==> flow/design.v <==
`timescale 1ns / 1ps
module apb_master #(parameter DATA_WIDTH = 32, parameter ADDR_WIDTH = 32) (
		output 					PSEL,
		output 					PENABLE,
		output  [ADDR_WIDTH-1:0] PADDR,
		output  [DATA_WIDTH-1:0]	PWRDATA,
		output  					PWRITE,
		output  [DATA_WIDTH-1:0]	PRDATA_o,
		input  [DATA_WIDTH-1:0]	PRDATA,
		input  [DATA_WIDTH-1:0] data_i,
		input  [ADDR_WIDTH-1:0]	addr_i,
		input 					PCLK,
		input 					PRESETn,
		input 					PREADY,
		input 					evnt_trig_i,
		input 					pwrite_i
);
parameter IDLE = 2'd0;
parameter SETUP = 2'd1;
parameter ACCESS = 2'd2;
reg [1:0]	state, next_state;
always@(posedge PCLK) begin
	if(!PRESETn)
		state <= IDLE ;
	else
		state <= next_state ;
end
always@(*) begin
	case(state)
		IDLE : begin
			if (evnt_trig_i)
				next_state <= SETUP ;
			else 
				next_state <= IDLE;
		end
		SETUP : next_state <= ACCESS;
		ACCESS : begin
			if(PREADY)
				next_state <= IDLE ;
			else 
				next_state <= ACCESS ;
		end
		default : next_state <= IDLE ;
	endcase
end
assign PSEL = PRESETn ? (state != IDLE) : 1'b0;
assign PENABLE = (state == ACCESS) ;
assign PWRITE = pwrite_i;
assign PWRDATA = data_i;
assign PADDR = addr_i;
assign PRDATA_o = PRDATA;
endmodule
`timescale 1ns / 1ps
module APB_slave #( parameter DATA_WIDTH = 32, parameter ADDR_WIDTH = 32)(
    output  reg [DATA_WIDTH-1:0] PRDATA,
    output                       PREADY_o,
    input                    PREADY,
    input   [DATA_WIDTH-1:0] PWRDATA, 
    input   [ADDR_WIDTH-1:0] PADDR,
    input                    PCLK,
    input                    PRESETn,
    input                    PWRITE,
    input                    PENABLE,
    input                    PSEL
    );
    parameter  IDLE   = 2'd0, SETUP = 2'd1, ACCESS =2'd2;
    reg [DATA_WIDTH-1:0]    APB_MEM [ADDR_WIDTH-1:0];
    reg [1:0] prsnt_state , next_state ;
    always@(posedge PCLK , negedge PRESETn) begin   
        if(!PRESETn)
            prsnt_state <= IDLE ;
        else 
            prsnt_state <= next_state ;
    end
   always@(* ) begin
        next_state <= prsnt_state;
        case (prsnt_state)
            IDLE : begin
                if(PSEL )
                    next_state <= SETUP;        
                else 
                    next_state <= IDLE;
            end
            SETUP : begin
                if(PENABLE)
                    next_state <= ACCESS;
                else 
                    next_state <= IDLE;
            end
            ACCESS : begin
                if(PREADY) begin
                    if(!PSEL) 
                        next_state <= IDLE ;
                    else
                        next_state <= SETUP ;
                end
                else 
                    next_state <= ACCESS;
            end
            default : next_state <= IDLE;
        endcase
   end
   always@(*) begin
         if(!PRESETn)
            PRDATA = 32'd0;
         else begin
            if((next_state == ACCESS) && !PWRITE && (PADDR < ADDR_WIDTH))
                PRDATA = APB_MEM[PADDR];
            else 
                PRDATA = 32'd0;    
         end
   end
   always@(posedge PCLK) begin
         if((next_state == ACCESS) && PWRITE && (PADDR < ADDR_WIDTH))
            APB_MEM[PADDR] <= PWRDATA ;
   end
   assign PREADY_o = PREADY ;
endmodule
`timescale 1ns / 1ps
module apb_top #(parameter DATA_WIDTH = 32 , parameter ADDR_WIDTH = 32) (
		output [DATA_WIDTH-1:0]	PRDATA_o,
		input 					PCLK_i,
		input 					PRESETn_i,
		input [DATA_WIDTH-1:0]	PWRDATA_i,
		input [ADDR_WIDTH-1:0]	PADDR_i,
		input 					PWRITE_i,
		input 					PREADY_i,
		input 					EVENT_i
);
	wire [DATA_WIDTH-1:0]	p_rd_intr, pwrdata_intr, paddr_intr;
	wire 					p_ready_intr, psel_intr, pena_intr, pwrite_intr;				
	apb_master  #(.DATA_WIDTH(DATA_WIDTH), .ADDR_WIDTH(ADDR_WIDTH))  master_inst(
		.PCLK(PCLK_i),
		.PRESETn(PRESETn_i),
		.evnt_trig_i(EVENT_i),
		.data_i(PWRDATA_i),
		.addr_i(PADDR_i),
		.pwrite_i(PWRITE_i),
		.PRDATA(p_rd_intr),
		.PREADY(p_ready_intr),
		.PSEL(psel_intr),
		.PENABLE(pena_intr),
		.PADDR(paddr_intr),
		.PWRDATA(pwrdata_intr),
		.PWRITE(pwrite_intr),
		.PRDATA_o(PRDATA_o)
	);
	APB_slave #(.DATA_WIDTH(DATA_WIDTH), .ADDR_WIDTH(ADDR_WIDTH)) slave_inst(
		.PREADY(PREADY_i),
		.PWRDATA(pwrdata_intr), 
		.PADDR(paddr_intr),
		.PCLK(PCLK_i),
		.PRESETn(PRESETn_i),
		.PWRITE(pwrite_intr),
		.PENABLE(pena_intr),
		.PSEL(psel_intr),
		.PRDATA(p_rd_intr),
		.PREADY_o(p_ready_intr)
	);
endmodule
Appendix: tool output

## Reports on apb_top

Tool output for the design above before and after an edit, in the order of the flow.
Lines under "unedited" count in the file above, lines under "edited" in the edited file.
"change" is "edited" less "unedited", of the values as shown; "relative change" is that difference over "unedited", in percent.
Operators: Yosys type, input widths -> output width; for muxes data width and select width s.
Cell names lack the library's common part.
The mark - stands for no value.

| inputs | value |
|---|---|
| design top | apb_top |
| clock input | PCLK_i |
| cell library | sky130hd |
| library corner | tt_025C_1v80 |

## Diff

The edit as a unified diff against the file above.
The edit is scripted: it alters the design's behaviour and was not made to optimise anything.

```diff
@@ -45,5 +45,5 @@
 end
 assign PSEL = PRESETn ? (state != IDLE) : 1'b0;
-assign PENABLE = (state == ACCESS) ;
+assign PENABLE = (state < ACCESS) ;
 assign PWRITE = pwrite_i;
 assign PWRDATA = data_i;
```

## After elaboration

Source: Yosys, flattened and elaborated, memories not mapped. Widths are those after wreduce; folded enables and synchronous resets count as part of the registers. Registers that Yosys merges into a memory's read port (data or address) are not register bits. Print and check cells do not count. Equal cells are merged and count once.
Memory sizes are those after Yosys's memory passes, which may raise the word count (mostly to a power of two), join words into wider ones and drop unused or constant bits.

Bit counts:

| what | unedited | edited | change | relative change (%) |
|---|---|---|---|---|
| bits in registers | 4 | 4 | 0 | 0.00 |
| bits in latches | 0 | 0 | 0 | - |
| RAM bits | 1024 | 1024 | 0 | 0.00 |
| memory bits (read-only) | 0 | 0 | 0 | - |
| word width x clocked read ports | 0 | 0 | 0 | - |
| memories kept | 1 | 1 | 0 | 0.00 |
| input port bits | 69 | 69 | 0 | 0.00 |
| output and inout port bits | 32 | 32 | 0 | 0.00 |
| elaborated cells | 30 | 31 | +1 | +3.33 |

Cells by class:

| what | unedited | edited | change | relative change (%) |
|---|---|---|---|---|
| add/subtract/negate cells | 0 | 0 | 0 | - |
| multipliers | 0 | 0 | 0 | - |
| div/mod/pow operators | 0 | 0 | 0 | - |
| $lt $le $gt $ge | 1 | 2 | +1 | +100.00 |
| eq/ne operators | 5 | 5 | 0 | 0.00 |
| shifts and indexed selects | 0 | 0 | 0 | - |
| muxes and demuxes | 13 | 13 | 0 | 0.00 |
| bitwise operators | 0 | 0 | 0 | - |
| reductions and logical operators | 8 | 8 | 0 | 0.00 |

Memories:

| what | unedited | edited |
|---|---|---|
| shape (words x width / read and write ports) | slave_inst.APB_MEM 32 x 32 bit 1R1W | slave_inst.APB_MEM 32 x 32 bit 1R1W |

Operator list:

| cell | unedited | edited | change |
|---|---|---|---|
| $lt 2x2->1 const B | 0 | 1 | +1 |

Unchanged operator kinds not shown: 12.

## Depth

Longest topological path by Yosys (ltp), each cell counted once; first at word level (registers and memories cut), then after technology mapping (sequential cells cut; the memories' decode and read muxes count).

Depth:

| what | unedited | edited | change | relative change (%) |
|---|---|---|---|---|
| word-level depth | 10 | 10 | 0 | 0.00 |
| ABC_AREA | 0 | 0 | - | - |
| depth in mapped cells | 9 | 8 | -1 | -11.11 |
| depth with buffers taken out | 5 | 4 | -1 | -20.00 |

## Synthesis result

Yosys stat after the flow's synthesis: flattened, memories mapped to cells. It holds for the ABC_AREA given above (unset counts as 0); a run with the other value may have another netlist.

Cells by type:

| type | unedited | edited | change | relative change (%) |
|---|---|---|---|---|
| a22oi_1 | 75 | 173 | +98 | +130.67 |
| a22o_1 | 56 | 0 | -56 | -100.00 |
| a221oi_1 | 56 | 1 | -55 | -98.21 |
| buf_2 | 67 | 33 | -34 | -50.75 |
| clkbuf_1 | 43 | 13 | -30 | -69.77 |
| nor4b_2 | 30 | 1 | -29 | -96.67 |
| nand4_1 | 2 | 31 | +29 | +1450.00 |
| buf_4 | 1 | 29 | +28 | +2800.00 |
| o211ai_1 | 0 | 27 | +27 | - |
| nand3_1 | 31 | 5 | -26 | -83.87 |
| o21ai_0 | 29 | 3 | -26 | -89.66 |
| buf_6 | 3 | 28 | +25 | +833.33 |
| nor2_1 | 37 | 60 | +23 | +62.16 |
| nor4_1 | 39 | 20 | -19 | -48.72 |
| mux2i_1 | 374 | 358 | -16 | -4.28 |
| nor4_2 | 0 | 11 | +11 | - |
| mux4_2 | 67 | 75 | +8 | +11.94 |
| o22ai_1 | 8 | 1 | -7 | -87.50 |

Unchanged cell types not shown: 9.
The list need not be complete.

Synthesis totals:

| what | unedited | edited | change | relative change (%) |
|---|---|---|---|---|
| cells in the netlist | 2010 | 1994 | -16 | -0.80 |
| synthesis area (um^2) | 39842.0 | 40057.2 | +215.2 | +0.54 |
| area of sequential cells (um^2) | 30865.9 | 30865.9 | 0.0 | 0.00 |
| mapped flip-flops | 1029 | 1029 | 0 | 0.00 |
| buffer cells | 121 | 113 | -8 | -6.61 |

By module: a second synthesis without flattening, with its own total; a netlist apart from the flattened one above.

Unflattened totals:

| what | unedited | edited | change | relative change (%) |
|---|---|---|---|---|
| cell total of the unflattened synthesis | 1974 | 1973 | -1 | -0.05 |
| area total of the unflattened synthesis (um^2) | 40154.8 | 40149.8 | -5.0 | -0.01 |

Each row is one instance without its submodules.

Modules, unedited:

| module | times used | cells | area (um^2) | seq. area (um^2) |
|---|---|---|---|---|
| APB_slave | 1 | 1868 | 39340.2 | 30825.8 |
| apb_master | 1 | 106 | 814.5 | 40.0 |
| apb_top | 1 | 0 | 0.0 | 0.0 |

Modules, edited:

| module | times used | cells | area (um^2) | seq. area (um^2) |
|---|---|---|---|---|
| APB_slave | 1 | 1868 | 39340.2 | 30825.8 |
| apb_master | 1 | 105 | 809.5 | 40.0 |
| apb_top | 1 | 0 | 0.0 | 0.0 |

## Worst setup path after synthesis

OpenSTA on the mapped netlist: ideal clock, no wires. The path of least setup slack (recovery checks aside). Input and output delay are each 20% of the period. Register names are those of the netlist, which keeps one name where synthesis merged equal registers.

Path post-synthesis:

| what | unedited | edited | change | relative change (%) |
|---|---|---|---|---|
| path type | input to register | input to register | - | - |
| start | input port PADDR_i[17] | input port PADDR_i[0] | - | - |
| end | memory slave_inst.APB_MEM[15][0] | memory slave_inst.APB_MEM[0][0] | - | - |
| period (ns) | 6.0 | 6.0 | 0.0 | 0.00 |
| external input delay (ns) | 1.200 | 1.200 | 0.000 | 0.00 |
| library setup time (ns) | 0.502 | 0.421 | -0.081 | - |
| time at the first pin (ns) | 1.200 | 1.200 | 0.000 | 0.00 |
| arrival (ns) | 5.499 | 3.705 | -1.794 | -32.62 |
| required time (ns) | 5.498 | 5.579 | +0.081 | +1.47 |
| setup slack (ns) | -0.001 | 1.874 | +1.875 | - |
| delay of the path (ns) | 4.801 | 2.926 | -1.875 | -39.05 |
| driving pins on the path | 6 | 8 | +2 | +33.33 |
| path buffers | 2 | 5 | +3 | +150.00 |
| synthesis period reached (ns) | 6.001 | 4.126 | -1.875 | -31.24 |

"delay of the path" is the arrival time less input delay plus setup time.
"driving pins on the path": output pins that drive a net of the path, with the launching flip-flop's if there is one; two outputs of one cell count as two.
"synthesis period reached" is the clock period less the worst setup slack; recovery checks do not enter. This is arithmetic on one report: input and output delays are still those of the set period (20% each).
The rows between start and end are the longest chain of elaborated cells between them; the timing report does not say that the signal goes this way. Where chains are equally long, one stands for them.
Each line given opens the expression or statement behind the cell; cells for indexed reads and writes are added by Yosys, which also makes memories of some case tables.
unedited: The path ends at the enable pin of a flip-flop; only ways to that pin are counted.

| between the ends, post-synthesis, unedited | value |
|---|---|
| cell sequence | nor4_1 > nand2_1 > or4_1 > buf_2 > clkbuf_1 > nor4_1 |
| length of the longest elaborated chain | 3 |
| elaborated cells on any way between the ends | 4 |
| classes of those cells | compare (1); mux (2); reduce/logical (1) |

Ends and longest elaborated chain, post-synthesis, unedited:

| what | RTL line | RTL |
|---|---|---|
| from (decl) | 125 | `input [ADDR_WIDTH-1:0] PADDR_i,` |
| $lt 32x6->1 | 114 | `if((next_state == ACCESS) && PWRITE && (PADDR < ADDR_WIDTH))` |
| $logic_and 1x1->1 | 114 |  |
| $mux 5 | 114 |  |
| to (decl) | 67 | `reg [DATA_WIDTH-1:0]    APB_MEM [ADDR_WIDTH-1:0];` |

edited: The path ends at the enable pin of a flip-flop; only ways to that pin are counted.

| between the ends, post-synthesis, edited | value |
|---|---|
| cell sequence | buf_6 > buf_12 > buf_6 > buf_6 > buf_6 > nor3b_1 > nand4_2 > nor2_1 |
| length of the longest elaborated chain | 3 |
| elaborated cells on any way between the ends | 4 |
| classes of those cells | compare (1); mux (2); reduce/logical (1) |

Ends and longest elaborated chain, post-synthesis, edited:

| what | RTL line | RTL |
|---|---|---|
| from (decl) | 125 | `input [ADDR_WIDTH-1:0] PADDR_i,` |
| $lt 32x6->1 | 114 | `if((next_state == ACCESS) && PWRITE && (PADDR < ADDR_WIDTH))` |
| $logic_and 1x1->1 | 114 |  |
| $mux 5 | 114 |  |
| to (decl) | 67 | `reg [DATA_WIDTH-1:0]    APB_MEM [ADDR_WIDTH-1:0];` |

## Path in the finished layout

Path of least setup slack in the final report of the runs of pair A (OpenROAD, finished layout, wires in). Where an end is a register, its clock arrival counts in the times.

Path post-layout:

| what | unedited | edited | change | relative change (%) |
|---|---|---|---|---|
| path type | input to output | input to output | - | - |
| start | input port PADDR_i[2] | input port PADDR_i[4] | - | - |
| end | output port PRDATA_o[12] | output port PRDATA_o[25] | - | - |
| period (ns) | 5.6 | 5.6 | 0.0 | 0.00 |
| external input delay (ns) | 1.12 | 1.12 | 0.00 | 0.00 |
| external output delay (ns) | 1.12 | 1.12 | 0.00 | 0.00 |
| time at the first pin (ns) | 1.12 | 1.12 | 0.00 | 0.00 |
| arrival (ns) | 4.22 | 4.43 | +0.21 | +4.98 |
| required time (ns) | 4.48 | 4.48 | 0.00 | 0.00 |
| setup slack (ns) | 0.26 | 0.05 | -0.21 | - |
| driving pins on the path | 9 | 7 | -2 | -22.22 |
| path buffers | 5 | 3 | -2 | -40.00 |

The rows between start and end are the longest chain of elaborated cells between them; the timing report does not say that the signal goes this way. Where chains are equally long, one stands for them.

| between the ends, post-layout, unedited | value |
|---|---|
| cell sequence | clkdlybuf4s50_1 > buf_12 > and4b_2 > buf_4 > a221oi_1 > nand3_1 > nor4b_2 > buf_4 > clkdlybuf4s50_1 |
| length of the longest elaborated chain | 4 |
| elaborated cells on any way between the ends | 5 |
| classes of those cells | compare (1); mux (2); reduce/logical (1); memory (1) |

Ends and longest elaborated chain, post-layout, unedited:

| what | RTL line | RTL |
|---|---|---|
| from (decl) | 125 | `input [ADDR_WIDTH-1:0] PADDR_i,` |
| $lt 32x6->1 | 107 | `if((next_state == ACCESS) && !PWRITE && (PADDR < ADDR_WIDTH))` |
| $logic_and 1x1->1 | 107 |  |
| $mux 32 | 107 |  |
| $mux 32 | 104 | `if(!PRESETn)` |
| to (decl) | 121 | `output [DATA_WIDTH-1:0] PRDATA_o,` |

| between the ends, post-layout, edited | value |
|---|---|
| cell sequence | clkdlybuf4s50_1 > and4b_1 > buf_4 > a22oi_1 > nand4_1 > nor4_1 > clkdlybuf4s50_1 |
| length of the longest elaborated chain | 4 |
| elaborated cells on any way between the ends | 5 |
| classes of those cells | compare (1); mux (2); reduce/logical (1); memory (1) |

Ends and longest elaborated chain, post-layout, edited:

| what | RTL line | RTL |
|---|---|---|
| from (decl) | 125 | `input [ADDR_WIDTH-1:0] PADDR_i,` |
| $lt 32x6->1 | 107 | `if((next_state == ACCESS) && !PWRITE && (PADDR < ADDR_WIDTH))` |
| $logic_and 1x1->1 | 107 |  |
| $mux 32 | 107 |  |
| $mux 32 | 104 | `if(!PRESETn)` |
| to (decl) | 121 | `output [DATA_WIDTH-1:0] PRDATA_o,` |

## Layout results

Both versions went through the flow (Yosys, OpenROAD) with the same settings in each pair. Constraints: input delay and output delay 20% of the set period each, output load 0.01 pF.

| settings, pair A | value |
|---|---|
| CORE_UTILIZATION | 40 |
| period_ns | 5.6 |
| CAP_MARGIN | 20 |
| CORE_MARGIN | 2 |
| SLEW_MARGIN | 20 |

Results, pair A:

| what | unedited | edited | change | relative change (%) |
|---|---|---|---|---|
| synthesized cell area (um^2) | 39842.0 | 40057.2 | +215.2 | +0.54 |
| die size (um^2) | 102144.0 | 102691.0 | +547.0 | +0.54 |
| standard-cell area after layout (um^2) | 46714.8 | 46503.4 | -211.4 | -0.45 |
| post-layout utilization | 0.474 | 0.466 | -0.008 | - |
| setup slack of the critical path (ns) | 0.258 | 0.049 | -0.209 | - |
| total negative setup slack (ns) | 0.000 | 0.000 | 0.000 | - |
| lowest hold slack (ns) | 0.534 | 0.493 | -0.041 | - |
| power consumption (mW) | 15.816 | 15.696 | -0.120 | -0.76 |
| achieved period (ns) | 5.342 | 5.551 | +0.209 | +3.91 |

| settings, pair B | value |
|---|---|
| ABC_AREA | 0 |
| CELL_PAD_IN_SITES_DETAIL_PLACEMENT | 1 |
| CORE_MARGIN | 10 |
| CORE_UTILIZATION | 31 |
| CTS_CLUSTER_DIAMETER | 307 |
| GPL_ROUTABILITY_DRIVEN | 0 |
| PLACE_DENSITY | 0.64 |
| SLEW_MARGIN | 40 |
| TNS_END_PERCENT | 90 |
| period_ns | 6.78 |
| CAP_MARGIN | 20 |

Results, pair B:

| what | unedited | edited | change | relative change (%) |
|---|---|---|---|---|
| synthesized cell area (um^2) | 39842.0 | 40057.2 | +215.2 | +0.54 |
| die size (um^2) | 143262.0 | 143994.0 | +732.0 | +0.51 |
| standard-cell area after layout (um^2) | 46784.9 | 46789.9 | +5.0 | +0.01 |
| post-layout utilization | 0.366 | 0.366 | 0.000 | - |
| setup slack of the critical path (ns) | 0.466 | 0.305 | -0.161 | - |
| total negative setup slack (ns) | 0.000 | 0.000 | 0.000 | - |
| lowest hold slack (ns) | 0.549 | 0.511 | -0.038 | - |
| power consumption (mW) | 13.007 | 12.811 | -0.196 | -1.51 |
| achieved period (ns) | 6.314 | 6.475 | +0.161 | +2.55 |

"achieved period" means the clock period less the worst setup slack. The figure is calculated, with input and output delays left at 20% of the set period.
"power consumption" is the tool's figure for a default switching activity; nothing was simulated.
